==> flow/design.v <==
`timescale 1ns/10ps
module IOTDF( clk, rst, in_en, iot_in, fn_sel, busy, valid, iot_out);
input          clk;
input          rst;
input          in_en;
input  [7:0]   iot_in;
input  [2:0]   fn_sel;
output         busy;
output         valid;
output [127:0] iot_out;
localparam ENCRYPT = 1, DECRYPT = 2, CRC_GEN = 3, TOP2MAX = 4, LAST2MIN = 5;
localparam FUNC_LEFT_1 = 0, FUNC_LEFT_2 = 1, FUNC_RIGHT_1 = 2, FUNC_RIGHT_2 = 3, FUNC_KEEP = 4;
reg [3:0]cnt_read_r, cnt_read_w;  
reg [2:0]cnt_round_r, cnt_round_w;  
reg [1:0]start_output_flag_r, start_output_flag_w;  
reg [2:0] fn_sel_r;
wire [2:0]fn_sel_w = fn_sel;
reg [127:0]iot_in_r, iot_in_w;
reg valid_r;
reg [127:0]iot_out1_r, iot_out1_w;
reg [127:0]iot_out2_r, iot_out2_w;
wire [63:0]IP_out;
wire [31:0]IP_out_L, IP_out_R;
wire [63:0]FP_in, FP_out;
wire [31:0]XOR_out, XOR_in1, XOR_in2;
reg [31:0]MUX_out1_63_32, MUX_out1_31_0;
wire [63:0]MUX_out1_127_64;
wire [55:0]MUX_sub_key_gen_in;
reg [2:0]sub_key_gen_func;
wire [55:0]PC1_out;
wire [47:0]KEY;
wire [55:0]KEY_before_PC2_w, KEY_before_PC2_r;  
wire [2:0]CRC_remainder;
reg [10:0]crc_dividend_in;
reg [127:0]crc_iot_out1_w;
reg Is_in_biggerthan_out1_r, Is_in_biggerthan_out1_w;  
reg Is_in_biggerthan_out2_r, Is_in_biggerthan_out2_w;  
wire Is_in_biggerthan_out1_8b, Is_in_biggerthan_out2_8b;  
wire Is_in_equal_out1_8b, Is_in_equal_out2_8b;  
reg [7:0]cmp_in_in, cmp_in_out1, cmp_in_out2;  
assign busy = 0;
assign valid = valid_r; 
assign iot_out = ((fn_sel_r==TOP2MAX || fn_sel_r==LAST2MIN) && cnt_read_r==1)? iot_out1_r:iot_out2_r;  
always@(*)begin
	cnt_read_w = (in_en)?cnt_read_r + 1'b1:cnt_read_r;
end
always@(posedge clk or posedge rst)begin
	if(rst) cnt_read_r <= 0;
	else cnt_read_r <= cnt_read_w;
end
always@(*)begin
	cnt_round_w = (cnt_read_r==15)? cnt_round_r + 1'b1:cnt_round_r;
end
always@(posedge clk or posedge rst)begin
	if(rst) cnt_round_r <= 0;
	else cnt_round_r <= cnt_round_w;
end
always@(*)begin
	if(start_output_flag_r==0 && cnt_read_r==15)start_output_flag_w = 1;
	else if(start_output_flag_r==1 && cnt_read_r==15)start_output_flag_w = 2;
	else start_output_flag_w = start_output_flag_r;
end
always@(posedge clk or posedge rst)begin
	if(rst) start_output_flag_r <= 0;
	else start_output_flag_r <= start_output_flag_w;
end
always@(posedge clk)begin  
	if(rst)begin end
	else fn_sel_r <= fn_sel_w;
end
always@(posedge clk or posedge rst)begin
	if(rst) valid_r <= 1'b0;
	else if((fn_sel_r==TOP2MAX || fn_sel_r==LAST2MIN))begin
		valid_r <= ((cnt_read_r==0 || cnt_read_r==1) && cnt_round_r==0 && start_output_flag_r == 2);
	end
	else begin
		valid_r <= (cnt_read_r==0 && start_output_flag_r == 2);
	end 
end
always@(posedge clk)begin
	if(rst)begin end
	else iot_in_r <= iot_in_w;
end
always@(*)begin
	iot_out1_w = iot_out1_r;
	if(fn_sel_r==ENCRYPT || fn_sel_r==DECRYPT)begin
		iot_out1_w[63:0] = {MUX_out1_63_32, MUX_out1_31_0};
		iot_out1_w[119:64] = KEY_before_PC2_w;
	end
	else if(fn_sel_r==CRC_GEN)begin
		if(cnt_read_r==0)iot_out1_w = iot_in_r;
		else iot_out1_w = crc_iot_out1_w;
	end
	else begin  
		if(cnt_round_r==1 && cnt_read_r==0)begin  
			iot_out1_w = iot_in_r; 
		end
		else if(cnt_read_r==0)begin  
			if((fn_sel_r==TOP2MAX  &&   Is_in_biggerthan_out1_w &&  Is_in_biggerthan_out2_w)||
			   (fn_sel_r==LAST2MIN && (!Is_in_biggerthan_out1_w)&&(!Is_in_biggerthan_out2_w))) iot_out1_w = iot_in_r;
		end
	end
end
always@(posedge clk)begin
	if(rst)begin end
	else iot_out1_r <= iot_out1_w;
end
always@(*)begin
	iot_out2_w = iot_out2_r;
	if(fn_sel_r==ENCRYPT || fn_sel_r==DECRYPT)begin
		if(cnt_read_r==0)iot_out2_w[63:0] = FP_out;  
		if(cnt_read_r==1)iot_out2_w[127:64] = iot_in_r[127:64];  
	end
	else if(fn_sel_r==CRC_GEN)begin
		if(cnt_read_r==0)iot_out2_w = CRC_remainder; 
	end
	else begin  
		if(cnt_round_r==1 && cnt_read_r==0)begin  
			iot_out2_w = (fn_sel_r==TOP2MAX)? 0:{128{1'b1}};  
		end
		else if(cnt_read_r==0)begin  
			if(fn_sel_r==TOP2MAX && Is_in_biggerthan_out2_w)begin
				if(Is_in_biggerthan_out1_w) iot_out2_w = iot_out1_r;
				else iot_out2_w = iot_in_r;
			end
			if(fn_sel_r==LAST2MIN && !Is_in_biggerthan_out2_w)begin
				if(!Is_in_biggerthan_out1_w) iot_out2_w = iot_out1_r;
				else iot_out2_w = iot_in_r;
			end
		end
	end
end
always@(posedge clk)begin
	if(rst)begin end
	else iot_out2_r <= iot_out2_w;
end
assign IP_out = {iot_in_r[ 6],iot_in_r[14],iot_in_r[22],iot_in_r[30]
			    ,iot_in_r[38],iot_in_r[46],iot_in_r[54],iot_in_r[62]
			    ,iot_in_r[ 4],iot_in_r[12],iot_in_r[20],iot_in_r[28]
			    ,iot_in_r[36],iot_in_r[44],iot_in_r[52],iot_in_r[60]
			    ,iot_in_r[ 2],iot_in_r[10],iot_in_r[18],iot_in_r[26]
			    ,iot_in_r[34],iot_in_r[42],iot_in_r[50],iot_in_r[58]
			    ,iot_in_r[ 0],iot_in_r[ 8],iot_in_r[16],iot_in_r[24]
			    ,iot_in_r[32],iot_in_r[40],iot_in_r[48],iot_in_r[56]
			    ,iot_in_r[ 7],iot_in_r[15],iot_in_r[23],iot_in_r[31]
			    ,iot_in_r[39],iot_in_r[47],iot_in_r[55],iot_in_r[63]
			    ,iot_in_r[ 5],iot_in_r[13],iot_in_r[21],iot_in_r[29]
			    ,iot_in_r[37],iot_in_r[45],iot_in_r[53],iot_in_r[61]
			    ,iot_in_r[ 3],iot_in_r[11],iot_in_r[19],iot_in_r[27]
			    ,iot_in_r[35],iot_in_r[43],iot_in_r[51],iot_in_r[59]
			    ,iot_in_r[ 1],iot_in_r[ 9],iot_in_r[17],iot_in_r[25]
			    ,iot_in_r[33],iot_in_r[41],iot_in_r[49],iot_in_r[57]};
assign 	{IP_out_L, IP_out_R} = IP_out;
assign FP_in = {XOR_out, iot_out1_r[31:0]};
assign FP_out = {FP_in[24],FP_in[56],FP_in[16],FP_in[48]
			    ,FP_in[ 8],FP_in[40],FP_in[ 0],FP_in[32]
			    ,FP_in[25],FP_in[57],FP_in[17],FP_in[49]
			    ,FP_in[ 9],FP_in[41],FP_in[ 1],FP_in[33]
			    ,FP_in[26],FP_in[58],FP_in[18],FP_in[50]
			    ,FP_in[10],FP_in[42],FP_in[ 2],FP_in[34]
			    ,FP_in[27],FP_in[59],FP_in[19],FP_in[51]
			    ,FP_in[11],FP_in[43],FP_in[ 3],FP_in[35]
			    ,FP_in[28],FP_in[60],FP_in[20],FP_in[52]
			    ,FP_in[12],FP_in[44],FP_in[ 4],FP_in[36]
			    ,FP_in[29],FP_in[61],FP_in[21],FP_in[53]
			    ,FP_in[13],FP_in[45],FP_in[ 5],FP_in[37]
			    ,FP_in[30],FP_in[62],FP_in[22],FP_in[54]
			    ,FP_in[14],FP_in[46],FP_in[ 6],FP_in[38]
			    ,FP_in[31],FP_in[63],FP_in[23],FP_in[55]
			    ,FP_in[15],FP_in[47],FP_in[ 7],FP_in[39]};
assign PC1_out = {iot_in_r[ 71],iot_in_r[ 79],iot_in_r[ 87],iot_in_r[95]
				 ,iot_in_r[103],iot_in_r[111],iot_in_r[119],iot_in_r[127]
				 ,iot_in_r[ 70],iot_in_r[ 78],iot_in_r[ 86],iot_in_r[94]
				 ,iot_in_r[102],iot_in_r[110],iot_in_r[118],iot_in_r[126]
				 ,iot_in_r[ 69],iot_in_r[ 77],iot_in_r[ 85],iot_in_r[93]
				 ,iot_in_r[101],iot_in_r[109],iot_in_r[117],iot_in_r[125]
				 ,iot_in_r[ 68],iot_in_r[ 76],iot_in_r[ 84],iot_in_r[92]
				 ,iot_in_r[ 65],iot_in_r[ 73],iot_in_r[ 81],iot_in_r[89]
				 ,iot_in_r[ 97],iot_in_r[105],iot_in_r[113],iot_in_r[121]
				 ,iot_in_r[ 66],iot_in_r[ 74],iot_in_r[ 82],iot_in_r[90]
				 ,iot_in_r[ 98],iot_in_r[106],iot_in_r[114],iot_in_r[122]
				 ,iot_in_r[ 67],iot_in_r[ 75],iot_in_r[ 83],iot_in_r[91]
				 ,iot_in_r[ 99],iot_in_r[107],iot_in_r[115],iot_in_r[123]
				 ,iot_in_r[100],iot_in_r[108],iot_in_r[116],iot_in_r[124]};
assign KEY_before_PC2_r = iot_out1_r[119:64];
assign KEY = {KEY_before_PC2_r[42],KEY_before_PC2_r[39],KEY_before_PC2_r[45],KEY_before_PC2_r[32]			     
			 ,KEY_before_PC2_r[55],KEY_before_PC2_r[51],KEY_before_PC2_r[53],KEY_before_PC2_r[28]			     
			 ,KEY_before_PC2_r[41],KEY_before_PC2_r[50],KEY_before_PC2_r[35],KEY_before_PC2_r[46]			     
			 ,KEY_before_PC2_r[33],KEY_before_PC2_r[37],KEY_before_PC2_r[44],KEY_before_PC2_r[52]			     
			 ,KEY_before_PC2_r[30],KEY_before_PC2_r[48],KEY_before_PC2_r[40],KEY_before_PC2_r[49]			     
			 ,KEY_before_PC2_r[29],KEY_before_PC2_r[36],KEY_before_PC2_r[43],KEY_before_PC2_r[54]			     
			 ,KEY_before_PC2_r[15],KEY_before_PC2_r[ 4],KEY_before_PC2_r[25],KEY_before_PC2_r[19]			     
			 ,KEY_before_PC2_r[ 9],KEY_before_PC2_r[ 1],KEY_before_PC2_r[26],KEY_before_PC2_r[16]			     
			 ,KEY_before_PC2_r[ 5],KEY_before_PC2_r[11],KEY_before_PC2_r[23],KEY_before_PC2_r[ 8]			     
			 ,KEY_before_PC2_r[12],KEY_before_PC2_r[ 7],KEY_before_PC2_r[17],KEY_before_PC2_r[ 0]			     
			 ,KEY_before_PC2_r[22],KEY_before_PC2_r[ 3],KEY_before_PC2_r[10],KEY_before_PC2_r[14]			
			 ,KEY_before_PC2_r[ 6],KEY_before_PC2_r[20],KEY_before_PC2_r[27],KEY_before_PC2_r[24]};
always@(*)begin
	if(fn_sel_r==1)begin  
		if(cnt_read_r==0||cnt_read_r==1||cnt_read_r==8||cnt_read_r==15) sub_key_gen_func = FUNC_LEFT_1;  
		else sub_key_gen_func = FUNC_LEFT_2;  
	end
	else begin  
		if(cnt_read_r==0||cnt_read_r==1||cnt_read_r==8||cnt_read_r==15) sub_key_gen_func = (cnt_read_r==0)? FUNC_KEEP:FUNC_RIGHT_1;  
		else sub_key_gen_func = FUNC_RIGHT_2;  
	end
end
Sub_Key Sub_Key_u(
	.sub_key_in(MUX_sub_key_gen_in),
	.func_in(sub_key_gen_func),
	.sub_key_out(KEY_before_PC2_w));	
F_Function F_Function_u(
.key_in(KEY),
.R_in(iot_out1_r[31:0]),
.F_out(XOR_in2));
assign XOR_in1 = iot_out1_r[63:32];
assign XOR_out = XOR_in1 ^ XOR_in2;
assign MUX_sub_key_gen_in = (cnt_read_r==0)? PC1_out:KEY_before_PC2_r;
always@(*)begin
	if(cnt_read_r==0)MUX_out1_63_32 = IP_out_L;
	else MUX_out1_63_32 = iot_out1_r[31:0];
end
always@(*)begin
	if(cnt_read_r==0)MUX_out1_31_0 = IP_out_R;
	else MUX_out1_31_0 = XOR_out;
end
CRC_Gen CRC_Gen_u(
.crc_dividend_in(crc_dividend_in),  
.crc_remainder_out(CRC_remainder));
always@(*)begin
	Is_in_biggerthan_out1_w = (Is_in_equal_out1_8b)? Is_in_biggerthan_out1_r:Is_in_biggerthan_out1_8b;
	Is_in_biggerthan_out2_w = (Is_in_equal_out2_8b)? Is_in_biggerthan_out2_r:Is_in_biggerthan_out2_8b;
end
always@(posedge clk)begin
	if(rst)begin end
	else begin
		Is_in_biggerthan_out1_r <= Is_in_biggerthan_out1_w;
		Is_in_biggerthan_out2_r <= Is_in_biggerthan_out2_w;
	end
end
always@(*)begin
	iot_in_w = iot_in_r;
	crc_iot_out1_w = iot_out1_r;
	case(cnt_read_r)
	1:begin
		cmp_in_in   =   iot_in_r[7:0];
		cmp_in_out1 = iot_out1_r[7:0];
		cmp_in_out2 = iot_out2_r[7:0];
		iot_in_w[15:8] = iot_in;
		crc_dividend_in = iot_out1_r[127:117];
		crc_iot_out1_w[119:117] = CRC_remainder;
	end
	2:begin
		cmp_in_in   =   iot_in_r[15:8];
		cmp_in_out1 = iot_out1_r[15:8];
		cmp_in_out2 = iot_out2_r[15:8];
		iot_in_w[23:16] = iot_in;
		crc_dividend_in = iot_out1_r[119:109];
		crc_iot_out1_w[111:109] = CRC_remainder;
	end
	3:begin
		cmp_in_in   =   iot_in_r[23:16];
		cmp_in_out1 = iot_out1_r[23:16];
		cmp_in_out2 = iot_out2_r[23:16];
		iot_in_w[31:24] = iot_in;
		crc_dividend_in = iot_out1_r[111:101];
		crc_iot_out1_w[103:101] = CRC_remainder;
	end
	4:begin
		cmp_in_in   =   iot_in_r[31:24];
		cmp_in_out1 = iot_out1_r[31:24];
		cmp_in_out2 = iot_out2_r[31:24];
		iot_in_w[39:32] = iot_in;
		crc_dividend_in = iot_out1_r[103:93];
		crc_iot_out1_w[95:93] = CRC_remainder;
	end
	5:begin
		cmp_in_in   =   iot_in_r[39:32];
		cmp_in_out1 = iot_out1_r[39:32];
		cmp_in_out2 = iot_out2_r[39:32];
		iot_in_w[47:40] = iot_in;
		crc_dividend_in = iot_out1_r[95:85];
		crc_iot_out1_w[87:85] = CRC_remainder;
	end
	6:begin
		cmp_in_in   =   iot_in_r[47:40];
		cmp_in_out1 = iot_out1_r[47:40];
		cmp_in_out2 = iot_out2_r[47:40];
		iot_in_w[55:48] = iot_in;
		crc_dividend_in = iot_out1_r[87:77];
		crc_iot_out1_w[79:77] = CRC_remainder;
	end
	7:begin
		cmp_in_in   =   iot_in_r[55:48];
		cmp_in_out1 = iot_out1_r[55:48];
		cmp_in_out2 = iot_out2_r[55:48];
		iot_in_w[63:56] = iot_in;
		crc_dividend_in = iot_out1_r[79:69];
		crc_iot_out1_w[71:69] = CRC_remainder;
	end
	8:begin
		cmp_in_in   =   iot_in_r[63:56];
		cmp_in_out1 = iot_out1_r[63:56];
		cmp_in_out2 = iot_out2_r[63:56];
		iot_in_w[71:64] = iot_in;
		crc_dividend_in = iot_out1_r[71:61];
		crc_iot_out1_w[63:61] = CRC_remainder;
	end
	9:begin
		cmp_in_in   =   iot_in_r[71:64];
		cmp_in_out1 = iot_out1_r[71:64];
		cmp_in_out2 = iot_out2_r[71:64];
		iot_in_w[79:72] = iot_in;
		crc_dividend_in = iot_out1_r[63:53];
		crc_iot_out1_w[55:53] = CRC_remainder;
	end
	10:begin
		cmp_in_in   =   iot_in_r[79:72];
		cmp_in_out1 = iot_out1_r[79:72];
		cmp_in_out2 = iot_out2_r[79:72];
		iot_in_w[87:80] = iot_in;
		crc_dividend_in = iot_out1_r[55:45];
		crc_iot_out1_w[47:45] = CRC_remainder;
	end
	11:begin
		cmp_in_in   =   iot_in_r[87:80];
		cmp_in_out1 = iot_out1_r[87:80];
		cmp_in_out2 = iot_out2_r[87:80];
		iot_in_w[95:88] = iot_in;
		crc_dividend_in = iot_out1_r[47:37];
		crc_iot_out1_w[39:37] = CRC_remainder;
	end
	12:begin
		cmp_in_in   =   iot_in_r[95:88];
		cmp_in_out1 = iot_out1_r[95:88];
		cmp_in_out2 = iot_out2_r[95:88];
		iot_in_w[103:96] = iot_in;
		crc_dividend_in = iot_out1_r[39:29];
		crc_iot_out1_w[31:29] = CRC_remainder;
	end
	13:begin
		cmp_in_in   =   iot_in_r[103:96];
		cmp_in_out1 = iot_out1_r[103:96];
		cmp_in_out2 = iot_out2_r[103:96];
		iot_in_w[111:104] = iot_in;
		crc_dividend_in = iot_out1_r[31:21];
		crc_iot_out1_w[23:21] = CRC_remainder;
	end
	14:begin
		cmp_in_in   =   iot_in_r[111:104];
		cmp_in_out1 = iot_out1_r[111:104];
		cmp_in_out2 = iot_out2_r[111:104];
		iot_in_w[119:112] = iot_in;
		crc_dividend_in = iot_out1_r[23:13];
		crc_iot_out1_w[15:13] = CRC_remainder;
	end
	15:begin
		cmp_in_in   =   iot_in_r[119:112];
		cmp_in_out1 = iot_out1_r[119:112];
		cmp_in_out2 = iot_out2_r[119:112];
		iot_in_w[127:120] = iot_in;
		crc_dividend_in = iot_out1_r[15:5];
		crc_iot_out1_w[7:5] = CRC_remainder;
	end
	0:begin
		cmp_in_in   =   iot_in_r[127:120];
		cmp_in_out1 = iot_out1_r[127:120];
		cmp_in_out2 = iot_out2_r[127:120];
		iot_in_w[7:0] = iot_in;
		crc_dividend_in = {iot_out1_r[7:0], 3'b0};
	end
	endcase
end
assign Is_in_biggerthan_out1_8b = (cmp_in_in > cmp_in_out1);
assign Is_in_biggerthan_out2_8b = (cmp_in_in > cmp_in_out2);
assign Is_in_equal_out1_8b = (cmp_in_in == cmp_in_out1);
assign Is_in_equal_out2_8b = (cmp_in_in == cmp_in_out2);
endmodule
module F_Function(
input   [47:0] key_in,
input   [31:0] R_in,
output  [31:0] F_out);
wire [47:0]expansion_out = {R_in[ 0],R_in[31],R_in[30],R_in[29]
						   ,R_in[28],R_in[27],R_in[28],R_in[27]
						   ,R_in[26],R_in[25],R_in[24],R_in[23]
						   ,R_in[24],R_in[23],R_in[22],R_in[21]
						   ,R_in[20],R_in[19],R_in[20],R_in[19]
						   ,R_in[18],R_in[17],R_in[16],R_in[15]
						   ,R_in[16],R_in[15],R_in[14],R_in[13]
						   ,R_in[12],R_in[11],R_in[12],R_in[11]
						   ,R_in[10],R_in[ 9],R_in[ 8],R_in[ 7]
						   ,R_in[ 8],R_in[ 7],R_in[ 6],R_in[ 5]
						   ,R_in[ 4],R_in[ 3],R_in[ 4],R_in[ 3]
						   ,R_in[ 2],R_in[ 1],R_in[ 0],R_in[31]};
wire [47:0]xor_out = key_in ^ expansion_out;
wire [5:0]S1_in = xor_out[47:42];
wire [5:0]S2_in = xor_out[41:36];
wire [5:0]S3_in = xor_out[35:30];
wire [5:0]S4_in = xor_out[29:24];
wire [5:0]S5_in = xor_out[23:18];
wire [5:0]S6_in = xor_out[17:12];
wire [5:0]S7_in = xor_out[11: 6];
wire [5:0]S8_in = xor_out[ 5: 0];
reg [3:0]S1_out;
reg [3:0]S2_out;
reg [3:0]S3_out;
reg [3:0]S4_out;
reg [3:0]S5_out;
reg [3:0]S6_out;
reg [3:0]S7_out;
reg [3:0]S8_out;
always@(*)begin
	case({S1_in[5], S1_in[0]})
		2'b00:begin
			case(S1_in[4:1])
				4'b0000: S1_out = 14;
				4'b0001: S1_out = 4;
				4'b0010: S1_out = 13;
				4'b0011: S1_out = 1;
				4'b0100: S1_out = 2;
				4'b0101: S1_out = 15;
				4'b0110: S1_out = 11;
				4'b0111: S1_out = 8;
				4'b1000: S1_out = 3;
				4'b1001: S1_out = 10;
				4'b1010: S1_out = 6;
				4'b1011: S1_out = 12;
				4'b1100: S1_out = 5;
				4'b1101: S1_out = 9;
				4'b1110: S1_out = 0;
				4'b1111: S1_out = 7;
			endcase
		end
		2'b01:begin
			case(S1_in[4:1])
				4'b0000: S1_out = 0;
				4'b0001: S1_out = 15;
				4'b0010: S1_out = 7;
				4'b0011: S1_out = 4;
				4'b0100: S1_out = 14;
				4'b0101: S1_out = 2;
				4'b0110: S1_out = 13;
				4'b0111: S1_out = 1;
				4'b1000: S1_out = 10;
				4'b1001: S1_out = 6;
				4'b1010: S1_out = 12;
				4'b1011: S1_out = 11;
				4'b1100: S1_out = 9;
				4'b1101: S1_out = 5;
				4'b1110: S1_out = 3;
				4'b1111: S1_out = 8;
			endcase
		end
		2'b10:begin
			case(S1_in[4:1])
				4'b0000: S1_out = 4;
				4'b0001: S1_out = 1;
				4'b0010: S1_out = 14;
				4'b0011: S1_out = 8;
				4'b0100: S1_out = 13;
				4'b0101: S1_out = 6;
				4'b0110: S1_out = 2;
				4'b0111: S1_out = 11;
				4'b1000: S1_out = 15;
				4'b1001: S1_out = 12;
				4'b1010: S1_out = 9;
				4'b1011: S1_out = 7;
				4'b1100: S1_out = 3;
				4'b1101: S1_out = 10;
				4'b1110: S1_out = 5;
				4'b1111: S1_out = 0;
			endcase
		end
		2'b11:begin
			case(S1_in[4:1])
				4'b0000: S1_out = 15;
				4'b0001: S1_out = 12;
				4'b0010: S1_out = 8;
				4'b0011: S1_out = 2;
				4'b0100: S1_out = 4;
				4'b0101: S1_out = 9;
				4'b0110: S1_out = 1;
				4'b0111: S1_out = 7;
				4'b1000: S1_out = 5;
				4'b1001: S1_out = 11;
				4'b1010: S1_out = 3;
				4'b1011: S1_out = 14;
				4'b1100: S1_out = 10;
				4'b1101: S1_out = 0;
				4'b1110: S1_out = 6;
				4'b1111: S1_out = 13;
			endcase
		end
	endcase
end
always@(*)begin
	case({S2_in[5], S2_in[0]})
		2'b00:begin
			case(S2_in[4:1])
				4'b0000: S2_out = 15;
				4'b0001: S2_out = 1;
				4'b0010: S2_out = 8;
				4'b0011: S2_out = 14;
				4'b0100: S2_out = 6;
				4'b0101: S2_out = 11;
				4'b0110: S2_out = 3;
				4'b0111: S2_out = 4;
				4'b1000: S2_out = 9;
				4'b1001: S2_out = 7;
				4'b1010: S2_out = 2;
				4'b1011: S2_out = 13;
				4'b1100: S2_out = 12;
				4'b1101: S2_out = 0;
				4'b1110: S2_out = 5;
				4'b1111: S2_out = 10;
			endcase
		end
		2'b01:begin
			case(S2_in[4:1])
				4'b0000: S2_out = 3;
				4'b0001: S2_out = 13;
				4'b0010: S2_out = 4;
				4'b0011: S2_out = 7;
				4'b0100: S2_out = 15;
				4'b0101: S2_out = 2;
				4'b0110: S2_out = 8;
				4'b0111: S2_out = 14;
				4'b1000: S2_out = 12;
				4'b1001: S2_out = 0;
				4'b1010: S2_out = 1;
				4'b1011: S2_out = 10;
				4'b1100: S2_out = 6;
				4'b1101: S2_out = 9;
				4'b1110: S2_out = 11;
				4'b1111: S2_out = 5;
			endcase
		end
		2'b10:begin
			case(S2_in[4:1])
				4'b0000: S2_out = 0;
				4'b0001: S2_out = 14;
				4'b0010: S2_out = 7;
				4'b0011: S2_out = 11;
				4'b0100: S2_out = 10;
				4'b0101: S2_out = 4;
				4'b0110: S2_out = 13;
				4'b0111: S2_out = 1;
				4'b1000: S2_out = 5;
				4'b1001: S2_out = 8;
				4'b1010: S2_out = 12;
				4'b1011: S2_out = 6;
				4'b1100: S2_out = 9;
				4'b1101: S2_out = 3;
				4'b1110: S2_out = 2;
				4'b1111: S2_out = 15;
			endcase
		end
		2'b11:begin
			case(S2_in[4:1])
				4'b0000: S2_out = 13;
				4'b0001: S2_out = 8;
				4'b0010: S2_out = 10;
				4'b0011: S2_out = 1;
				4'b0100: S2_out = 3;
				4'b0101: S2_out = 15;
				4'b0110: S2_out = 4;
				4'b0111: S2_out = 2;
				4'b1000: S2_out = 11;
				4'b1001: S2_out = 6;
				4'b1010: S2_out = 7;
				4'b1011: S2_out = 12;
				4'b1100: S2_out = 0;
				4'b1101: S2_out = 5;
				4'b1110: S2_out = 14;
				4'b1111: S2_out = 9;
			endcase
		end
	endcase
end
always@(*)begin
	case({S3_in[5], S3_in[0]})
		2'b00:begin
			case(S3_in[4:1])
				4'b0000: S3_out = 10;
				4'b0001: S3_out = 0;
				4'b0010: S3_out = 9;
				4'b0011: S3_out = 14;
				4'b0100: S3_out = 6;
				4'b0101: S3_out = 3;
				4'b0110: S3_out = 15;
				4'b0111: S3_out = 5;
				4'b1000: S3_out = 1;
				4'b1001: S3_out = 13;
				4'b1010: S3_out = 12;
				4'b1011: S3_out = 7;
				4'b1100: S3_out = 11;
				4'b1101: S3_out = 4;
				4'b1110: S3_out = 2;
				4'b1111: S3_out = 8;
			endcase
		end
		2'b01:begin
			case(S3_in[4:1])
				4'b0000: S3_out = 13;
				4'b0001: S3_out = 7;
				4'b0010: S3_out = 0;
				4'b0011: S3_out = 9;
				4'b0100: S3_out = 3;
				4'b0101: S3_out = 4;
				4'b0110: S3_out = 6;
				4'b0111: S3_out = 10;
				4'b1000: S3_out = 2;
				4'b1001: S3_out = 8;
				4'b1010: S3_out = 5;
				4'b1011: S3_out = 14;
				4'b1100: S3_out = 12;
				4'b1101: S3_out = 11;
				4'b1110: S3_out = 15;
				4'b1111: S3_out = 1;
			endcase
		end
		2'b10:begin
			case(S3_in[4:1])
				4'b0000: S3_out = 13;
				4'b0001: S3_out = 6;
				4'b0010: S3_out = 4;
				4'b0011: S3_out = 9;
				4'b0100: S3_out = 8;
				4'b0101: S3_out = 15;
				4'b0110: S3_out = 3;
				4'b0111: S3_out = 0;
				4'b1000: S3_out = 11;
				4'b1001: S3_out = 1;
				4'b1010: S3_out = 2;
				4'b1011: S3_out = 12;
				4'b1100: S3_out = 5;
				4'b1101: S3_out = 10;
				4'b1110: S3_out = 14;
				4'b1111: S3_out = 7;
			endcase
		end
		2'b11:begin
			case(S3_in[4:1])
				4'b0000: S3_out = 1;
				4'b0001: S3_out = 10;
				4'b0010: S3_out = 13;
				4'b0011: S3_out = 0;
				4'b0100: S3_out = 6;
				4'b0101: S3_out = 9;
				4'b0110: S3_out = 8;
				4'b0111: S3_out = 7;
				4'b1000: S3_out = 4;
				4'b1001: S3_out = 15;
				4'b1010: S3_out = 14;
				4'b1011: S3_out = 3;
				4'b1100: S3_out = 11;
				4'b1101: S3_out = 5;
				4'b1110: S3_out = 2;
				4'b1111: S3_out = 12;
			endcase
		end
	endcase
end
always@(*)begin
	case({S4_in[5], S4_in[0]})
		2'b00:begin
			case(S4_in[4:1])
				4'b0000: S4_out = 7;
				4'b0001: S4_out = 13;
				4'b0010: S4_out = 14;
				4'b0011: S4_out = 3;
				4'b0100: S4_out = 0;
				4'b0101: S4_out = 6;
				4'b0110: S4_out = 9;
				4'b0111: S4_out = 10;
				4'b1000: S4_out = 1;
				4'b1001: S4_out = 2;
				4'b1010: S4_out = 8;
				4'b1011: S4_out = 5;
				4'b1100: S4_out = 11;
				4'b1101: S4_out = 12;
				4'b1110: S4_out = 4;
				4'b1111: S4_out = 15;
			endcase
		end
		2'b01:begin
			case(S4_in[4:1])
				4'b0000: S4_out = 13;
				4'b0001: S4_out = 8;
				4'b0010: S4_out = 11;
				4'b0011: S4_out = 5;
				4'b0100: S4_out = 6;
				4'b0101: S4_out = 15;
				4'b0110: S4_out = 0;
				4'b0111: S4_out = 3;
				4'b1000: S4_out = 4;
				4'b1001: S4_out = 7;
				4'b1010: S4_out = 2;
				4'b1011: S4_out = 12;
				4'b1100: S4_out = 1;
				4'b1101: S4_out = 10;
				4'b1110: S4_out = 14;
				4'b1111: S4_out = 9;
			endcase
		end
		2'b10:begin
			case(S4_in[4:1])
				4'b0000: S4_out = 10;
				4'b0001: S4_out = 6;
				4'b0010: S4_out = 9;
				4'b0011: S4_out = 0;
				4'b0100: S4_out = 12;
				4'b0101: S4_out = 11;
				4'b0110: S4_out = 7;
				4'b0111: S4_out = 13;
				4'b1000: S4_out = 15;
				4'b1001: S4_out = 1;
				4'b1010: S4_out = 3;
				4'b1011: S4_out = 14;
				4'b1100: S4_out = 5;
				4'b1101: S4_out = 2;
				4'b1110: S4_out = 8;
				4'b1111: S4_out = 4;
			endcase
		end
		2'b11:begin
			case(S4_in[4:1])
				4'b0000: S4_out = 3;
				4'b0001: S4_out = 15;
				4'b0010: S4_out = 0;
				4'b0011: S4_out = 6;
				4'b0100: S4_out = 10;
				4'b0101: S4_out = 1;
				4'b0110: S4_out = 13;
				4'b0111: S4_out = 8;
				4'b1000: S4_out = 9;
				4'b1001: S4_out = 4;
				4'b1010: S4_out = 5;
				4'b1011: S4_out = 11;
				4'b1100: S4_out = 12;
				4'b1101: S4_out = 7;
				4'b1110: S4_out = 2;
				4'b1111: S4_out = 14;
			endcase
		end
	endcase
end
always@(*)begin
	case({S5_in[5], S5_in[0]})
		2'b00:begin
			case(S5_in[4:1])
				4'b0000: S5_out = 2;
				4'b0001: S5_out = 12;
				4'b0010: S5_out = 4;
				4'b0011: S5_out = 1;
				4'b0100: S5_out = 7;
				4'b0101: S5_out = 10;
				4'b0110: S5_out = 11;
				4'b0111: S5_out = 6;
				4'b1000: S5_out = 8;
				4'b1001: S5_out = 5;
				4'b1010: S5_out = 3;
				4'b1011: S5_out = 15;
				4'b1100: S5_out = 13;
				4'b1101: S5_out = 0;
				4'b1110: S5_out = 14;
				4'b1111: S5_out = 9;
			endcase
		end
		2'b01:begin
			case(S5_in[4:1])
				4'b0000: S5_out = 14;
				4'b0001: S5_out = 11;
				4'b0010: S5_out = 2;
				4'b0011: S5_out = 12;
				4'b0100: S5_out = 4;
				4'b0101: S5_out = 7;
				4'b0110: S5_out = 13;
				4'b0111: S5_out = 1;
				4'b1000: S5_out = 5;
				4'b1001: S5_out = 0;
				4'b1010: S5_out = 15;
				4'b1011: S5_out = 10;
				4'b1100: S5_out = 3;
				4'b1101: S5_out = 9;
				4'b1110: S5_out = 8;
				4'b1111: S5_out = 6;
			endcase
		end
		2'b10:begin
			case(S5_in[4:1])
				4'b0000: S5_out = 4;
				4'b0001: S5_out = 2;
				4'b0010: S5_out = 1;
				4'b0011: S5_out = 11;
				4'b0100: S5_out = 10;
				4'b0101: S5_out = 13;
				4'b0110: S5_out = 7;
				4'b0111: S5_out = 8;
				4'b1000: S5_out = 15;
				4'b1001: S5_out = 9;
				4'b1010: S5_out = 12;
				4'b1011: S5_out = 5;
				4'b1100: S5_out = 6;
				4'b1101: S5_out = 3;
				4'b1110: S5_out = 0;
				4'b1111: S5_out = 14;
			endcase
		end
		2'b11:begin
			case(S5_in[4:1])
				4'b0000: S5_out = 11;
				4'b0001: S5_out = 8;
				4'b0010: S5_out = 12;
				4'b0011: S5_out = 7;
				4'b0100: S5_out = 1;
				4'b0101: S5_out = 14;
				4'b0110: S5_out = 2;
				4'b0111: S5_out = 13;
				4'b1000: S5_out = 6;
				4'b1001: S5_out = 15;
				4'b1010: S5_out = 0;
				4'b1011: S5_out = 9;
				4'b1100: S5_out = 10;
				4'b1101: S5_out = 4;
				4'b1110: S5_out = 5;
				4'b1111: S5_out = 3;
			endcase
		end
	endcase
end
always@(*)begin
	case({S6_in[5], S6_in[0]})
		2'b00:begin
			case(S6_in[4:1])
				4'b0000: S6_out = 12;
				4'b0001: S6_out = 1;
				4'b0010: S6_out = 10;
				4'b0011: S6_out = 15;
				4'b0100: S6_out = 9;
				4'b0101: S6_out = 2;
				4'b0110: S6_out = 6;
				4'b0111: S6_out = 8;
				4'b1000: S6_out = 0;
				4'b1001: S6_out = 13;
				4'b1010: S6_out = 3;
				4'b1011: S6_out = 4;
				4'b1100: S6_out = 14;
				4'b1101: S6_out = 7;
				4'b1110: S6_out = 5;
				4'b1111: S6_out = 11;
			endcase
		end
		2'b01:begin
			case(S6_in[4:1])
				4'b0000: S6_out = 10;
				4'b0001: S6_out = 15;
				4'b0010: S6_out = 4;
				4'b0011: S6_out = 2;
				4'b0100: S6_out = 7;
				4'b0101: S6_out = 12;
				4'b0110: S6_out = 9;
				4'b0111: S6_out = 5;
				4'b1000: S6_out = 6;
				4'b1001: S6_out = 1;
				4'b1010: S6_out = 13;
				4'b1011: S6_out = 14;
				4'b1100: S6_out = 0;
				4'b1101: S6_out = 11;
				4'b1110: S6_out = 3;
				4'b1111: S6_out = 8;
			endcase
		end
		2'b10:begin
			case(S6_in[4:1])
				4'b0000: S6_out = 9;
				4'b0001: S6_out = 14;
				4'b0010: S6_out = 15;
				4'b0011: S6_out = 5;
				4'b0100: S6_out = 2;
				4'b0101: S6_out = 8;
				4'b0110: S6_out = 12;
				4'b0111: S6_out = 3;
				4'b1000: S6_out = 7;
				4'b1001: S6_out = 0;
				4'b1010: S6_out = 4;
				4'b1011: S6_out = 10;
				4'b1100: S6_out = 1;
				4'b1101: S6_out = 13;
				4'b1110: S6_out = 11;
				4'b1111: S6_out = 6;
			endcase
		end
		2'b11:begin
			case(S6_in[4:1])
				4'b0000: S6_out = 4;
				4'b0001: S6_out = 3;
				4'b0010: S6_out = 2;
				4'b0011: S6_out = 12;
				4'b0100: S6_out = 9;
				4'b0101: S6_out = 5;
				4'b0110: S6_out = 15;
				4'b0111: S6_out = 10;
				4'b1000: S6_out = 11;
				4'b1001: S6_out = 14;
				4'b1010: S6_out = 1;
				4'b1011: S6_out = 7;
				4'b1100: S6_out = 6;
				4'b1101: S6_out = 0;
				4'b1110: S6_out = 8;
				4'b1111: S6_out = 13;
			endcase
		end
	endcase
end
always@(*)begin
	case({S7_in[5], S7_in[0]})
		2'b00:begin
			case(S7_in[4:1])
				4'b0000: S7_out = 4;
				4'b0001: S7_out = 11;
				4'b0010: S7_out = 2;
				4'b0011: S7_out = 14;
				4'b0100: S7_out = 15;
				4'b0101: S7_out = 0;
				4'b0110: S7_out = 8;
				4'b0111: S7_out = 13;
				4'b1000: S7_out = 3;
				4'b1001: S7_out = 12;
				4'b1010: S7_out = 9;
				4'b1011: S7_out = 7;
				4'b1100: S7_out = 5;
				4'b1101: S7_out = 10;
				4'b1110: S7_out = 6;
				4'b1111: S7_out = 1;
			endcase
		end
		2'b01:begin
			case(S7_in[4:1])
				4'b0000: S7_out = 13;
				4'b0001: S7_out = 0;
				4'b0010: S7_out = 11;
				4'b0011: S7_out = 7;
				4'b0100: S7_out = 4;
				4'b0101: S7_out = 9;
				4'b0110: S7_out = 1;
				4'b0111: S7_out = 10;
				4'b1000: S7_out = 14;
				4'b1001: S7_out = 3;
				4'b1010: S7_out = 5;
				4'b1011: S7_out = 12;
				4'b1100: S7_out = 2;
				4'b1101: S7_out = 15;
				4'b1110: S7_out = 8;
				4'b1111: S7_out = 6;
			endcase
		end
		2'b10:begin
			case(S7_in[4:1])
				4'b0000: S7_out = 1;
				4'b0001: S7_out = 4;
				4'b0010: S7_out = 11;
				4'b0011: S7_out = 13;
				4'b0100: S7_out = 12;
				4'b0101: S7_out = 3;
				4'b0110: S7_out = 7;
				4'b0111: S7_out = 14;
				4'b1000: S7_out = 10;
				4'b1001: S7_out = 15;
				4'b1010: S7_out = 6;
				4'b1011: S7_out = 8;
				4'b1100: S7_out = 0;
				4'b1101: S7_out = 5;
				4'b1110: S7_out = 9;
				4'b1111: S7_out = 2;
			endcase
		end
		2'b11:begin
			case(S7_in[4:1])
				4'b0000: S7_out = 6;
				4'b0001: S7_out = 11;
				4'b0010: S7_out = 13;
				4'b0011: S7_out = 8;
				4'b0100: S7_out = 1;
				4'b0101: S7_out = 4;
				4'b0110: S7_out = 10;
				4'b0111: S7_out = 7;
				4'b1000: S7_out = 9;
				4'b1001: S7_out = 5;
				4'b1010: S7_out = 0;
				4'b1011: S7_out = 15;
				4'b1100: S7_out = 14;
				4'b1101: S7_out = 2;
				4'b1110: S7_out = 3;
				4'b1111: S7_out = 12;
			endcase
		end
	endcase
end
always@(*)begin
	case({S8_in[5], S8_in[0]})
		2'b00:begin
			case(S8_in[4:1])
				4'b0000: S8_out = 13;
				4'b0001: S8_out = 2;
				4'b0010: S8_out = 8;
				4'b0011: S8_out = 4;
				4'b0100: S8_out = 6;
				4'b0101: S8_out = 15;
				4'b0110: S8_out = 11;
				4'b0111: S8_out = 1;
				4'b1000: S8_out = 10;
				4'b1001: S8_out = 9;
				4'b1010: S8_out = 3;
				4'b1011: S8_out = 14;
				4'b1100: S8_out = 5;
				4'b1101: S8_out = 0;
				4'b1110: S8_out = 12;
				4'b1111: S8_out = 7;
			endcase
		end
		2'b01:begin
			case(S8_in[4:1])
				4'b0000: S8_out = 1;
				4'b0001: S8_out = 15;
				4'b0010: S8_out = 13;
				4'b0011: S8_out = 8;
				4'b0100: S8_out = 10;
				4'b0101: S8_out = 3;
				4'b0110: S8_out = 7;
				4'b0111: S8_out = 4;
				4'b1000: S8_out = 12;
				4'b1001: S8_out = 5;
				4'b1010: S8_out = 6;
				4'b1011: S8_out = 11;
				4'b1100: S8_out = 0;
				4'b1101: S8_out = 14;
				4'b1110: S8_out = 9;
				4'b1111: S8_out = 2;
			endcase
		end
		2'b10:begin
			case(S8_in[4:1])
				4'b0000: S8_out = 7;
				4'b0001: S8_out = 11;
				4'b0010: S8_out = 4;
				4'b0011: S8_out = 1;
				4'b0100: S8_out = 9;
				4'b0101: S8_out = 12;
				4'b0110: S8_out = 14;
				4'b0111: S8_out = 2;
				4'b1000: S8_out = 0;
				4'b1001: S8_out = 6;
				4'b1010: S8_out = 10;
				4'b1011: S8_out = 13;
				4'b1100: S8_out = 15;
				4'b1101: S8_out = 3;
				4'b1110: S8_out = 5;
				4'b1111: S8_out = 8;
			endcase
		end
		2'b11:begin
			case(S8_in[4:1])
				4'b0000: S8_out = 2;
				4'b0001: S8_out = 1;
				4'b0010: S8_out = 14;
				4'b0011: S8_out = 7;
				4'b0100: S8_out = 4;
				4'b0101: S8_out = 10;
				4'b0110: S8_out = 8;
				4'b0111: S8_out = 13;
				4'b1000: S8_out = 15;
				4'b1001: S8_out = 12;
				4'b1010: S8_out = 9;
				4'b1011: S8_out = 0;
				4'b1100: S8_out = 3;
				4'b1101: S8_out = 5;
				4'b1110: S8_out = 6;
				4'b1111: S8_out = 11;
			endcase
		end
	endcase
end
wire [31:0]P_in = {S1_out,S2_out,S3_out,S4_out,S5_out,S6_out,S7_out,S8_out};
assign F_out = {P_in[16],P_in[25],P_in[12],P_in[11]
			   ,P_in[ 3],P_in[20],P_in[ 4],P_in[15]
			   ,P_in[31],P_in[17],P_in[ 9],P_in[ 6]
			   ,P_in[27],P_in[14],P_in[ 1],P_in[22]
			   ,P_in[30],P_in[24],P_in[ 8],P_in[18]
			   ,P_in[ 0],P_in[ 5],P_in[29],P_in[23]
			   ,P_in[13],P_in[19],P_in[ 2],P_in[26]
			   ,P_in[10],P_in[21],P_in[28],P_in[ 7]};
endmodule
module Sub_Key(
input   [55:0] sub_key_in,
input   [2:0] func_in,
output  reg[55:0] sub_key_out);
localparam FUNC_LEFT_1 = 0, FUNC_LEFT_2 = 1, FUNC_RIGHT_1 = 2, FUNC_RIGHT_2 = 3, FUNC_KEEP = 4;
wire [27:0]sub_key_in_msb = sub_key_in[55:28];
wire [27:0]sub_key_in_lsb = sub_key_in[27:0];
wire [27:0]sub_key_in_msb_left_1 = {sub_key_in_msb[26:0], sub_key_in_msb[27]};
wire [27:0]sub_key_in_lsb_left_1 = {sub_key_in_lsb[26:0], sub_key_in_lsb[27]};
wire [27:0]sub_key_in_msb_left_2 = {sub_key_in_msb[25:0], sub_key_in_msb[27:26]};
wire [27:0]sub_key_in_lsb_left_2 = {sub_key_in_lsb[25:0], sub_key_in_lsb[27:26]};
wire [27:0]sub_key_in_msb_right_1 = {sub_key_in_msb[0], sub_key_in_msb[27:1]};
wire [27:0]sub_key_in_lsb_right_1 = {sub_key_in_lsb[0], sub_key_in_lsb[27:1]};
wire [27:0]sub_key_in_msb_right_2 = {sub_key_in_msb[1:0], sub_key_in_msb[27:2]};
wire [27:0]sub_key_in_lsb_right_2 = {sub_key_in_lsb[1:0], sub_key_in_lsb[27:2]};
always@(*)begin
	case(func_in)
		FUNC_LEFT_1: sub_key_out = {sub_key_in_msb_left_1, sub_key_in_lsb_left_1};
		FUNC_LEFT_2: sub_key_out = {sub_key_in_msb_left_2, sub_key_in_lsb_left_2};
		FUNC_RIGHT_1: sub_key_out = {sub_key_in_msb_right_1, sub_key_in_lsb_right_1};
		FUNC_RIGHT_2: sub_key_out = {sub_key_in_msb_right_2, sub_key_in_lsb_right_2};
		FUNC_KEEP: sub_key_out = sub_key_in;
		default: sub_key_out = sub_key_in;
	endcase
end
endmodule
module CRC_Gen(
input   [10:0] crc_dividend_in,
output   [2:0] crc_remainder_out);
assign crc_remainder_out[2] =  crc_dividend_in[9] ^ crc_dividend_in[8] ^ crc_dividend_in[6] ^ crc_dividend_in[5] ^ crc_dividend_in[3] ^ crc_dividend_in[2];
assign crc_remainder_out[1] =  crc_dividend_in[10] ^ crc_dividend_in[9] ^ crc_dividend_in[7] ^ crc_dividend_in[6] ^ crc_dividend_in[4] ^ crc_dividend_in[3] ^ crc_dividend_in[1];
assign crc_remainder_out[0] =  crc_dividend_in[0];
endmodule
From RTL to reports: IOTDF
What the tools print for IOTDF, step after step.
Line numbers count from 1 in the design file above.
The mark - stands for no value.
Inputs
  design top: IOTDF
  clock: clk
  standard-cell library: sky130hd
  timing corner: tt_025C_1v80

Word level
Counts by Yosys on the flattened word-level netlist (proc, flatten, opt, wreduce; memories kept). Register bits leave out memories and registers merged into their read ports (data or address). Print and check cells are left out.
Memory sizes are those after Yosys's memory passes, which may raise the word count (mostly to a power of two), join words into wider ones and drop unused or constant bits.
Operators by class
  mux-type cells: 77
  magnitude comparators: 2
  $add $sub $neg: 2
  equal/unequal tests: 71
  reduce/logical cells: 106
  bitwise operators: 31
Operators with widths (number)
  128-bit 2-to-1 mux: 15
  8-bit parallel mux with 16-bit select: 3
  64-bit 2-to-1 mux: 5
  15-bit OR reduction: 16
  56-bit parallel mux with 4-bit select: 1
  14-bit OR reduction: 15
  11-bit parallel mux with 16-bit select: 1
  8-bit 2-to-1 mux: 16
  4-bit parallel mux with 4-bit select: 8
  56-bit 2-to-1 mux: 2
  4-bit AND reduction: 16
  32-bit 2-to-1 mux: 2
  4-bit inequality test (second input constant): 15
  3-bit 2-to-1 mux: 18
  48-bit XOR: 1
  2-bit == test (second input constant): 17
  2-bit AND reduction: 16
  32-bit XOR: 1
  4-bit == test (second input constant): 8
  1-bit NOT: 18
  2-bit by 1-bit == test with 1-bit output (second input constant): 9
  2-bit logical NOT: 9
  4-bit by 3-bit == test with 1-bit output (second input constant): 4
  8-bit > comparator: 2
  8-bit == test: 2
  5-bit AND reduction: 3
  1-bit logical AND: 13
  3-bit by 2-bit == test with 1-bit output (second input constant): 4
Other operator kinds: 20; their cells: 49.
Bit counts
  bits of input ports: 14
  word-level cells: 363
  bits in registers: 399
  ROM bits: 2048
  memories kept: 32
  output and inout bits: 130
Memory list
  (name not given): words 16, bits a word 4, read ports 1, wr ports 0, line 1003  | case(S8_in[4:1])
  (name not given): words 16, bits a word 4, read ports 1, wr ports 0, line 1023  | case(S8_in[4:1])
  (name not given): words 16, bits a word 4, read ports 1, wr ports 0, line 1043  | case(S8_in[4:1])
  (name not given): words 16, bits a word 4, read ports 1, wr ports 0, line 1063  | case(S8_in[4:1])
  (name not given): words 16, bits a word 4, read ports 1, wr ports 0, line 919  | case(S7_in[4:1])
  (name not given): words 16, bits a word 4, read ports 1, wr ports 0, line 939  | case(S7_in[4:1])
Further memories, not shown: 26.

Depth
Yosys ltp: most cells in a row. Word level: on the elaborated netlist, between registers, memories and ports. Mapped: between sequential cells and ports; inverters and the memories' decode and read muxes count.
Logic depth
  depth after elaboration: 13
  ABC_AREA: 0
  mapped depth: 24
  gate-level depth less buffers: 19

Synthesis result
Yosys stat after the flow's synthesis: flattened, memories mapped to cells. It holds for the ABC_AREA given above (unset counts as 0); a run with the other value may have another netlist.
Cell types
  sky130_fd_sc_hd__edfxtp_1: number 389, total area 1.17E+04 sq um
  sky130_fd_sc_hd__mux2_2: number 138, total area 1553.99 sq um
  sky130_fd_sc_hd__o21ai_0: number 249, total area 1.25E+03 sq um
  sky130_fd_sc_hd__nand2_1: number 329, total area 1.23E+03 sq um
  sky130_fd_sc_hd__a21oi_1: number 234, total area 1.17E+03 sq um
  sky130_fd_sc_hd__clkbuf_1: number 301, total area 1.13E+03 sq um
  sky130_fd_sc_hd__ha_1: number 84, total area 1.05E+03 sq um
  sky130_fd_sc_hd__a22oi_1: number 130, total area 975.936 sq um
  sky130_fd_sc_hd__mux4_2: number 38, total area 855.821 sq um
  sky130_fd_sc_hd__a211oi_1: number 106, total area 795.763 sq um
  sky130_fd_sc_hd__nor2_1: number 176, total area 660.634 sq um
  sky130_fd_sc_hd__xnor2_1: number 72, total area 630.605 sq um
  sky130_fd_sc_hd__o2bb2ai_1: number 69, total area 604.33 sq um
  sky130_fd_sc_hd__xor2_1: number 63, total area 551.779 sq um
  sky130_fd_sc_hd__and3_1: number 77, total area 481.712 sq um
  sky130_fd_sc_hd__nand3_1: number 94, total area 470.451 sq um
  sky130_fd_sc_hd__mux2i_1: number 44, total area 440.422 sq um
  sky130_fd_sc_hd__a221oi_1: number 44, total area 385.37 sq um
Other cell types: 67; their cells: 729.
Mapped netlist
  cells in the netlist: 3366
  synthesis area: 31208.7 sq um
  sequential part of the area: 11957.7 sq um
  mapped flip-flops: 400
  buffer cells: 392
By module: a second synthesis without flattening, with its own total; a netlist apart from the flattened one above.
Second synthesis, totals
  cell total of the unflattened synthesis: 3453
  area total of the unflattened synthesis: 32429.9 sq um
Rows give one instance, submodules left out.
Modules
  IOTDF: area 25039.0 sq um, cells 2451, sequential area 11957.7 sq um, times used 1
  F_Function: area 5141.2 sq um, cells 702, sequential area 0.0 sq um, times used 1
  Sub_Key: area 2148.3 sq um, cells 293, sequential area 0.0 sq um, times used 1
  CRC_Gen: area 101.3 sq um, cells 7, sequential area 0.0 sq um, times used 1

Path before layout
OpenSTA on the mapped netlist: ideal clock, no wires. The path of least setup slack (recovery checks aside). Input and output delay are each 20% of the period. Register names are those of the netlist, which keeps one name where synthesis merged equal registers.
Timing path after synthesis
  path kind: register -> register
  start point: register cnt_read_r[0]
  end point: register iot_out2_r[100]
  period: 6.0 ns
  data arrival time: 8.159 ns
  time at the first pin: 0.000 ns
  required time: 5.435 ns
  setup time: 0.565 ns
  setup slack: -2.724 ns
  stages: 21
  path delay: 8.724 ns
  buffers on the path: 4
  period reached after synthesis: 8.724 ns
"path delay" = arrival - input delay + setup time.
"stages": output pins that drive a net of the path, with the launching flip-flop's if there is one; two outputs of one cell count as two.
"period reached after synthesis" = period - worst setup slack (recovery checks aside). The figure is calculated, with input and output delays left at 20% of the set period.
The rows between start and end are the longest chain of elaborated cells between them; the timing report does not say that the signal goes this way. Where chains are equally long, one stands for them.
Each line given opens the expression or statement behind the cell; cells for indexed reads and writes are added by Yosys, which also makes memories of some case tables.
The path ends at the enable pin of a flip-flop; only ways to that pin are counted.
Between the ends, after synthesis
  cells stage by stage: sky130_fd_sc_hd__dfrtp_1 > sky130_fd_sc_hd__inv_1 > sky130_fd_sc_hd__ha_1 > sky130_fd_sc_hd__buf_2 > sky130_fd_sc_hd__buf_2 > sky130_fd_sc_hd__nor3b_1 > sky130_fd_sc_hd__clkbuf_1 > sky130_fd_sc_hd__buf_1 > sky130_fd_sc_hd__a222oi_1 > sky130_fd_sc_hd__and3_1 > sky130_fd_sc_hd__a41oi_1 > sky130_fd_sc_hd__ha_1 > sky130_fd_sc_hd__a21o_1 > sky130_fd_sc_hd__a21o_1 > sky130_fd_sc_hd__a21oi_1 > sky130_fd_sc_hd__a21o_1 > sky130_fd_sc_hd__inv_1 > sky130_fd_sc_hd__a21o_1 > sky130_fd_sc_hd__a21oi_1 > sky130_fd_sc_hd__nor2_1 > sky130_fd_sc_hd__nor3_1
  length of the longest elaborated chain: 8
  elaborated cells between the ends (all ways): 30
  classes of those cells: 1 x compare; 18 x eq/ne; 3 x mux; 8 x reduce/logical
Ends and longest elaborated chain, after synthesis
  from (decl): line 13  | reg [3:0]cnt_read_r, cnt_read_w;
  from (assign): line 48  | if(rst) cnt_read_r <= 0;
  from (assign): line 49  | else cnt_read_r <= cnt_read_w;
  4-bit logical NOT: line 244  | case(cnt_read_r)
  8-bit parallel mux with 16-bit select: line 244
  8-bit > comparator: line 375  | assign Is_in_biggerthan_out2_8b = (cmp_in_in > cmp_in_out2);
  1-bit 2-to-1 mux: line 232  | Is_in_biggerthan_out2_w = (Is_in_equal_out2_8b)? Is_in_biggerthan_out2_r:Is_in_biggerthan_out2_8b;
  1-bit logical NOT: line 126  | if(fn_sel_r==LAST2MIN && !Is_in_biggerthan_out2_w)begin
  1-bit logical AND: line 126
  5-bit nonzero test
  5-bit AND reduction
  to (assign): line 135  | else iot_out2_r <= iot_out2_w;
  to (decl): line 21  | reg [127:0]iot_out2_r, iot_out2_w;
Nets of the timed path that keep an RTL name, with a line that drives or declares them; the list need not be complete.
Nets with RTL names, path after synthesis (line)
  Is_in_biggerthan_out2_w: 232

Worst path after layout
Path of least setup slack in the final report of flow run 1 (OpenROAD, finished layout, wires in). Where an end is a register, its clock arrival counts in the times.
Timing path post-layout
  path kind: register -> register
  start point: register cnt_read_r[1]
  end point: register iot_out1_r[16]
  data arrival time: 5.80 ns
  buffers on the path: 6
  period: 3.44 ns
  time at the first pin: 0.66 ns
  setup time: 0.28 ns
  stages: 22
  setup slack: -1.98 ns
  required time: 3.82 ns
The rows between start and end are the longest chain of elaborated cells between them; the timing report does not say that the signal goes this way. Where chains are equally long, one stands for them.
The path ends at the enable pin of a flip-flop; only ways to that pin are counted.
Between the ends, post-layout
  cells stage by stage: sky130_fd_sc_hd__dfrtp_2 > sky130_fd_sc_hd__buf_6 > sky130_fd_sc_hd__ha_4 > sky130_fd_sc_hd__and3_4 > sky130_fd_sc_hd__buf_12 > sky130_fd_sc_hd__a222oi_1 > sky130_fd_sc_hd__buf_4 > sky130_fd_sc_hd__and3_4 > sky130_fd_sc_hd__nand4_1 > sky130_fd_sc_hd__buf_4 > sky130_fd_sc_hd__o21ai_2 > sky130_fd_sc_hd__ha_2 > sky130_fd_sc_hd__a21o_1 > sky130_fd_sc_hd__a21o_1 > sky130_fd_sc_hd__a21oi_4 > sky130_fd_sc_hd__a21o_4 > sky130_fd_sc_hd__nor4_4 > sky130_fd_sc_hd__o21ai_2 > sky130_fd_sc_hd__a311o_2 > sky130_fd_sc_hd__nand2_8 > sky130_fd_sc_hd__buf_12 > sky130_fd_sc_hd__clkbuf_16
  length of the longest elaborated chain: 10
  elaborated cells between the ends (all ways): 37
  classes of those cells: 2 x compare; 18 x eq/ne; 5 x mux; 12 x reduce/logical
Ends and longest elaborated chain, post-layout
  from (decl): line 13  | reg [3:0]cnt_read_r, cnt_read_w;
  from (assign): line 48  | if(rst) cnt_read_r <= 0;
  from (assign): line 49  | else cnt_read_r <= cnt_read_w;
  4-bit logical NOT: line 244  | case(cnt_read_r)
  8-bit parallel mux with 16-bit select: line 244
  8-bit > comparator: line 374  | assign Is_in_biggerthan_out1_8b = (cmp_in_in > cmp_in_out1);
  1-bit 2-to-1 mux: line 231  | Is_in_biggerthan_out1_w = (Is_in_equal_out1_8b)? Is_in_biggerthan_out1_r:Is_in_biggerthan_out1_8b;
  1-bit logical NOT: line 100  | (fn_sel_r==LAST2MIN && (!Is_in_biggerthan_out1_w)&&(!Is_in_biggerthan_out2_w))) iot_out1_w = iot_in_r;
  1-bit logical AND x2: line 100
  1-bit logical OR: line 99  | if((fn_sel_r==TOP2MAX && Is_in_biggerthan_out1_w && Is_in_biggerthan_out2_w)||
  4-bit nonzero test
  4-bit AND reduction
  to (assign): line 106  | else iot_out1_r <= iot_out1_w;
  to (decl): line 20  | reg [127:0]iot_out1_r, iot_out1_w;

# Flow runs of IOTDF

2 stored runs of IOTDF in the flow (synthesis by Yosys, layout by OpenROAD, sky130hd cells), in arbitrary order. Constraints: input delay and output delay 20% of the set period each, output load 0.01 pF.
"achieved clock period (ns)" means the clock period less the worst setup slack. The figure is calculated, with input and output delays left at 20% of the set period.
"worst setup path time (ns)" means the part of the period allowed to the worst setup path (the constraints hold back 20% at inputs and 20% at outputs) less its slack; where the path has registers, the arrival times of their clocks count too.

Flow files of flow run 1
==> flow/run.sh <==
#!/bin/bash
# the make line also repeats the synthesis and layout settings of config.mk as NAME=value (left out here)
make -C /OpenROAD-flow-scripts/flow DESIGN_CONFIG=/design/flow/config.mk WORK_HOME=/design/flow/orfs CLKGATE_MAP_FILE= finish
==> flow/config.mk <==
export PLATFORM = sky130hd
export DESIGN_NAME = IOTDF
export DESIGN_NICKNAME = IOTDF
export VERILOG_FILES = /design/flow/design.v
export SDC_FILE = /design/flow/constraint.sdc
export NUM_CORES = 4
export LEC_CHECK = 0
export ABC_AREA = 0
export CAP_MARGIN = 0
export CELL_PAD_IN_SITES_DETAIL_PLACEMENT = 0
export CORE_ASPECT_RATIO = 1.92
export CORE_MARGIN = 2
export CORE_UTILIZATION = 22
export HOLD_SLACK_MARGIN = -0.06
export MAX_ROUTING_LAYER = met4
export PLACE_DENSITY_LB_ADDON = 0.19
export SLEW_MARGIN = 20
export TNS_END_PERCENT = 75
==> flow/constraint.sdc <==
create_clock -name core_clock -period 3.44 [get_ports {clk}]
set_input_delay 0.6880 -clock core_clock [delete_from_list [all_inputs] [get_ports {clk}]]
set_output_delay 0.6880 -clock core_clock [all_outputs]
set_load 0.01 [all_outputs]

report of flow run 1
yosys chip area after synthesis (um^2): 31208.7
finish__design__die__area: 145047.0
finish__design__instance__utilization: 0.3332
finish__timing__setup__ws: -1.979
finish__timing__setup__tns: -842.706
achieved clock period (ns): 5.419
worst setup path time (ns): 5.42
worst setup path kind: register -> register

Flow files of flow run 2
==> flow/run.sh <==
#!/bin/bash
# the make line also repeats the synthesis and layout settings of config.mk as NAME=value (left out here)
make -C /OpenROAD-flow-scripts/flow DESIGN_CONFIG=/design/flow/config.mk WORK_HOME=/design/flow/orfs CLKGATE_MAP_FILE= finish
==> flow/config.mk <==
export PLATFORM = sky130hd
export DESIGN_NAME = IOTDF
export DESIGN_NICKNAME = IOTDF
export VERILOG_FILES = /design/flow/design.v
export SDC_FILE = /design/flow/constraint.sdc
export NUM_CORES = 4
export LEC_CHECK = 0
export CAP_MARGIN = 20
export CORE_MARGIN = 5
export CORE_UTILIZATION = 30
export PLACE_DENSITY = 0.51
export SETUP_SLACK_MARGIN = 0.1
export SLEW_MARGIN = 40
export TNS_END_PERCENT = 70
==> flow/constraint.sdc <==
create_clock -name core_clock -period 6.0 [get_ports {clk}]
set_input_delay 1.2000 -clock core_clock [delete_from_list [all_inputs] [get_ports {clk}]]
set_output_delay 1.2000 -clock core_clock [all_outputs]
set_load 0.01 [all_outputs]

report of flow run 2
yosys chip area after synthesis (um^2): 31208.7
finish__design__die__area: 110580.0
finish__design__instance__utilization: 0.3577
finish__timing__setup__ws: 0.156
finish__timing__setup__tns: 0.000
achieved clock period (ns): 5.844
worst setup path time (ns): 5.84
worst setup path kind: register -> register
